==> flow/design.v <==
module SME(clk,reset,chardata,isstring,ispattern,valid,match,match_index);
  input clk;
  input reset;
  input [7:0] chardata;
  input isstring;
  input ispattern;
  output match;
  output [4:0] match_index;
  output valid;
  reg match;
  reg [4:0] match_index;
  reg valid;
  reg [7:0] string_data [31:0];
  reg [5:0] string_length;
  reg [7:0] pattern_data [7:0];
  reg [3:0] pattern_length;
  reg [1:0] state;
  reg [5:0] string_counter;
  reg [3:0] pattern_counter;
  reg fresh;             
  reg [5:0] head;        
  reg star_seen;         
  reg [3:0] star_pattern;  
  reg [5:0] star_string;   
  parameter DATA_READ   = 0;
  parameter FIND_HEAD   = 1;
  parameter CHECK_DATA  = 2;
  parameter DATA_OUT    = 3;
  always@(*) valid <= (state == DATA_OUT);
  wire anchored = (pattern_data[0] == "^");
  wire [7:0] pchar = pattern_data[pattern_counter[2:0]];
  wire [7:0] schar = string_data[string_counter[4:0]];
  wire [7:0] prev_char = string_data[head[4:0] - 5'd1];
  wire at_end = (string_counter >= string_length);
  always @(posedge clk or posedge reset) begin
    if(reset)begin
      state <= DATA_READ;
      string_length <= 0;
      pattern_length <= 0;
      match_index <= 0;
      match <= 0;
      fresh <= 1;
      head <= 0;
      star_seen <= 0;
    end
    else begin
      case(state)
        DATA_READ:begin
          if(isstring)begin
            if(fresh)begin
              string_length <= 1;
              string_data[0] <= chardata;
            end
            else begin
              string_length <= string_length + 1;
              string_data[string_length[4:0]] <= chardata;
            end
            pattern_length <= 0;
            fresh <= 0;
          end
          else if(ispattern)begin
            pattern_length <= pattern_length + 1;
            pattern_data[pattern_length[2:0]] <= chardata;
            fresh <= 0;
          end
          else if(pattern_length != 0)begin
            state <= FIND_HEAD;
            head <= 0;
          end
        end
        FIND_HEAD:begin
          if(head >= string_length)begin
            state <= DATA_OUT;
            match <= 0;
            match_index <= 0;
          end
          else if(anchored && head != 0 && prev_char != " ")begin
            head <= head + 1;
          end
          else begin
            state <= CHECK_DATA;
            string_counter <= head;
            pattern_counter <= anchored ? 4'd1 : 4'd0;
            star_seen <= 0;
          end
        end
        CHECK_DATA:begin
          if(pattern_counter >= pattern_length)begin  
            state <= DATA_OUT;
            match <= 1;
            match_index <= head[4:0];
          end
          else if(pchar == "*")begin
            star_seen <= 1;
            star_pattern <= pattern_counter + 1;
            star_string <= string_counter;
            pattern_counter <= pattern_counter + 1;
          end
          else if(pchar == "$" && at_end)begin
            pattern_counter <= pattern_counter + 1;
          end
          else if(!at_end && ( schar == pchar || pchar == "."
                              || (pchar == "$" && schar == " ") ))begin
            string_counter <= string_counter + 1;
            pattern_counter <= pattern_counter + 1;
          end
          else if(star_seen && star_string < string_length)begin
            star_string <= star_string + 1;
            string_counter <= star_string + 1;
            pattern_counter <= star_pattern;
          end
          else begin
            state <= FIND_HEAD;
            head <= head + 1;
          end
        end
        DATA_OUT:begin
          match <= 0;
          match_index <= 0;
          fresh <= 1;
          pattern_length <= 0;
          state <= DATA_READ;
          if(isstring)begin
            string_length <= 1;
            string_data[0] <= chardata;
            fresh <= 0;
          end
          else if(ispattern)begin
            pattern_length <= 1;
            pattern_data[0] <= chardata;
            fresh <= 0;
          end
        end
        default begin
          state <= DATA_READ;
        end
      endcase
    end
  end
endmodule
# Tool chain data of SME
# What the tools print for SME, step after step.
# Lines are those of the file above, counted from 1.
# The mark n/a stands for no value.
[inputs]
design = "SME"
clock = "clk"
cell_library = "sky130hd"
corner = "tt_025C_1v80"

# Word level
# Counts by Yosys on the flattened word-level netlist (proc, flatten, opt, wreduce). Print and check cells are left out. Cells with the same type and inputs are merged into one.
[word_totals]
elab_cells = 369
output_inout_bits = 7
mem_bits_rw = 0
mem_bits_ro = 0
latchBits = 0
clocked_rd_ports_x_width = 0
n_memories = 0
regBits = 366
[classes]
n_shift = 0
bitwise = 4
cmp = 4
reduce_logical = 73
eq_ne = 148
div = 0
n_mul = 0
muxes = 81
addsub = 7
[op_table]
columns = ["cell", "n"]
rows = [
  ["case mux 8 bit (select 32 bit)", 2],
  ["equality test 5 bit (second input constant)", 48],
  ["AND reduction 5 bit", 40],
  ["2-to-1 mux 6 bit", 23],
  ["equality test 5 x 4 -> 1 bit (second input constant)", 24],
  ["2-to-1 mux 8 bit", 9],
  ["case mux 8 bit (select 8 bit)", 1],
  ["equality test 5 x 3 -> 1 bit (second input constant)", 12],
  ["inequality test 2 bit (second input constant)", 22],
  ["2-to-1 mux 4 bit", 9],
  ["equality test 8 x 6 -> 1 bit (second input constant)", 4],
  ["case mux 8 bit (select 2 bit)", 2],
  ["equality test 5 x 2 -> 1 bit (second input constant)", 6],
  ["equality test 3 bit (second input constant)", 8],
  ["inequality test 3 bit (second input constant)", 8],
  ["adder 6 x 1 -> 6 bit (second input constant)", 4],
  ["case mux 6 bit (select 2 bit)", 2],
  ["2-to-1 mux 2 bit", 10],
  ["case mux 6 bit (select 3 bit)", 1],
  ["case mux 4 bit (select 2 bit)", 2],
  ["equality test 5 x 1 -> 1 bit (second input constant)", 3],
  ["zero test 5 bit", 3],
  ["case mux 5 bit (select 3 bit)", 1],
  ["2-to-1 mux 1 bit", 13],
  ["equality test 3 x 2 -> 1 bit (second input constant)", 4],
  ["greater-or-equal comparator 6 bit", 2],
  ["AND reduction 6 bit", 2],
  ["AND reduction 11 bit", 1],
]
# Not listed: further kinds 31, cells in them 51.

# Logic depth
# Yosys ltp: most cells in a row. Word level: on the elaborated netlist, between registers, memories and ports. Mapped: between sequential cells and ports; inverters and the memories' decode and read muxes count.
[depth]
word_depth = 11
abc_area = 1
mapped_depth = 27
ltp_nobuf = 25

# Netlist
# Source: synth_stat.txt of the flow (Yosys; design flattened, memories mapped). It holds for the ABC_AREA given above (unset counts as 0); a run with the other value may have another netlist.
# Totals and module areas in this step are rounded.
[synth_totals]
ff_cells = 368
synth_area_um2 = 19820
seq_area_um2 = 10910
cell_count = 2224
[types]
columns = ["type", "n", "area_total_um2"]
rows = [
  ["sky130_fd_sc_hd__edfxtp_1", 340, 1.02E+04],
  ["sky130_fd_sc_hd__nand2_1", 668, 2.51E+03],
  ["sky130_fd_sc_hd__nand3_1", 280, 1.4E+03],
  ["sky130_fd_sc_hd__nor2_1", 291, 1.09E+03],
  ["sky130_fd_sc_hd__inv_1", 180, 675.648],
  ["sky130_fd_sc_hd__dfrtp_1", 26, 650.624],
  ["sky130_fd_sc_hd__ha_1", 52, 650.624],
  ["sky130_fd_sc_hd__nand4_1", 93, 581.808],
  ["sky130_fd_sc_hd__buf_6", 17, 191.434],
  ["sky130_fd_sc_hd__nor2_2", 22, 137.632],
  ["sky130_fd_sc_hd__buf_2", 27, 135.13],
  ["sky130_fd_sc_hd__nor3_1", 26, 130.125],
  ["sky130_fd_sc_hd__o21ai_0", 23, 115.11],
  ["sky130_fd_sc_hd__nand3_4", 6, 105.101],
  ["sky130_fd_sc_hd__nor2_4", 8, 90.086],
  ["sky130_fd_sc_hd__a21oi_1", 16, 80.077],
  ["sky130_fd_sc_hd__nand3_2", 7, 70.067],
  ["sky130_fd_sc_hd__nand2_2", 11, 68.816],
]
# Not listed: further types 33, cells in them 131.

# Timing after synthesis
# OpenSTA on the mapped netlist: ideal clock, no wires. The path of least setup slack (recovery checks aside). Input and output delay are each 20% of the period. Register names are those of the netlist, which keeps one name where synthesis merged equal registers.
[synth_path]
path_type = "input to register"
from = "in reset"
to = "reg pattern_data[1][0]"
setup_ns = 0.383
tclk_ns = 6.2
path_slack_ns = 2.961
arrival_ns = 2.856
in_delay_ns = 1.240
driving_pins = 3
delay_ns = 1.999
t_first_pin_ns = 1.240
required_time_ns = 5.817
period_less_setup_slack_ns = 3.239
# "delay_ns" is the arrival time less input delay plus setup time.
# "driving_pins" counts driving pins, that of a launching flip-flop among them; a cell with two outputs on the path counts twice.
# "period_less_setup_slack_ns" = period - worst setup slack (recovery checks aside). The figure is calculated, with input and output delays left at 20% of the set period.
# Between the ends stands the longest chain of elaborated cells between them, by number of cells; it is not shown to be the way that was timed. Of several equally long chains one is given.
# A line is the first line of the expression or statement that the cell stems from. Yosys adds cells for indexed reads and writes and turns some case tables into memories.
# Where a signal picks the word or bit written, the line may be left out of the assigning lines.
[synth_via]
cell_sequence = "sky130_fd_sc_hd__inv_1 > sky130_fd_sc_hd__nand3_1 > sky130_fd_sc_hd__nor3_1"
elab_chain_len = 2
[synth_rtl]
columns = ["element", "line_no", "source"]
rows = [
  ["start: declaration", 3, "input reset;"],
  ["NOT 1 bit", "n/a", ""],
  ["AND reduction 5 bit", "n/a", ""],
  ["end: declaration", 15, "reg [7:0] pattern_data [7:0];"],
]

# Worst path after layout
# From the final timing report of flow run A: the path of least setup slack in the routed layout; clock arrival at registers is part of the times.
[layout_path]
path_type = "input to register"
from = "in isstring"
to = "reg string_data[21][2]"
driving_pins = 6
required_time_ns = 5.02
path_slack_ns = 0.85
tclk_ns = 4.81
arrival_ns = 4.16
t_first_pin_ns = 0.96
in_delay_ns = 0.96
setup_ns = 0.38
# Between the ends stands the longest chain of elaborated cells between them, by number of cells; it is not shown to be the way that was timed. Of several equally long chains one is given.
# Where a signal picks the word or bit written, the line may be left out of the assigning lines.
[layout_via]
cell_sequence = "sky130_fd_sc_hd__clkdlybuf4s50_1 > sky130_fd_sc_hd__nand2_1 > sky130_fd_sc_hd__nor3_1 > sky130_fd_sc_hd__nand2_1 > sky130_fd_sc_hd__clkbuf_1 > sky130_fd_sc_hd__nor2_1"
elab_chain_len = 1
[layout_rtl]
columns = ["element", "line_no", "source"]
rows = [
  ["start: declaration", 5, "input isstring;"],
  ["AND reduction 5 bit", "n/a", ""],
  ["end: declaration", 13, "reg [7:0] string_data [31:0];"],
]

# Stored flow runs of SME (3 of them; Yosys, OpenROAD, sky130hd). They differ in their settings and are not a sequence. Constraints: input delay and output delay 20% of the set period each, output load 0.01 pF.
# "clock_period_reached_ns" = clock period - worst setup slack. The figure is calculated, with input and output delays left at 20% of the set period.
# By "worst_path_time_ns" is meant the share of the clock period that the worst setup path is allowed (20% is reserved at inputs, 20% at outputs), minus its slack. Clock arrival times at its registers enter into it.
# The measured numbers are rounded.

[[run]]
name = "flow run A"
[run.settings]
ABC_AREA = 1
CELL_PAD_IN_SITES_DETAIL_PLACEMENT = 0
CELL_PAD_IN_SITES_GLOBAL_PLACEMENT = 3
CORE_ASPECT_RATIO = 0.72
CORE_MARGIN = 3
CORE_UTILIZATION = 27
GPL_TIMING_DRIVEN = 0
MAX_ROUTING_LAYER = "met5"
MIN_ROUTING_LAYER = "met1"
SETUP_SLACK_MARGIN = 0.8
SLEW_MARGIN = 15
TNS_END_PERCENT = 10
period_ns = 4.81
CAP_MARGIN = 20
[run.results]
layout_stdcell_area_um2 = 23350
clock_period_reached_ns = 3.958
yosys.chip_area_um2 = 19820
worst_path_time_ns = 3.00
worstPathKind = "input to register"
total_die_area_um2 = 76720
worst_setup_slack_ns = 0.852

[[run]]
name = "flow run B"
[run.settings]
SETUP_SLACK_MARGIN = -0.48
period_ns = 5.78
CAP_MARGIN = 20
CORE_MARGIN = 2
CORE_UTILIZATION = 40
SLEW_MARGIN = 20
[run.results]
layout_stdcell_area_um2 = 21520
worst_setup_slack_ns = 0.540
total_die_area_um2 = 50010
yosys.chip_area_um2 = 19290
clock_period_reached_ns = 5.240
worst_path_time_ns = 5.24
worstPathKind = "register to register"

[[run]]
name = "flow run C"
[run.settings]
ABC_AREA = 1
CELL_PAD_IN_SITES_DETAIL_PLACEMENT = 1
CELL_PAD_IN_SITES_GLOBAL_PLACEMENT = 1
CORE_ASPECT_RATIO = 1.68
GPL_ROUTABILITY_DRIVEN = 0
period_ns = 6.2
CAP_MARGIN = 20
CORE_MARGIN = 2
CORE_UTILIZATION = 40
SLEW_MARGIN = 20
[run.results]
worst_path_time_ns = 4.90
worstPathKind = "register to register"
clock_period_reached_ns = 4.897
worst_setup_slack_ns = 1.303
layout_stdcell_area_um2 = 21770
total_die_area_um2 = 51390
yosys.chip_area_um2 = 19820
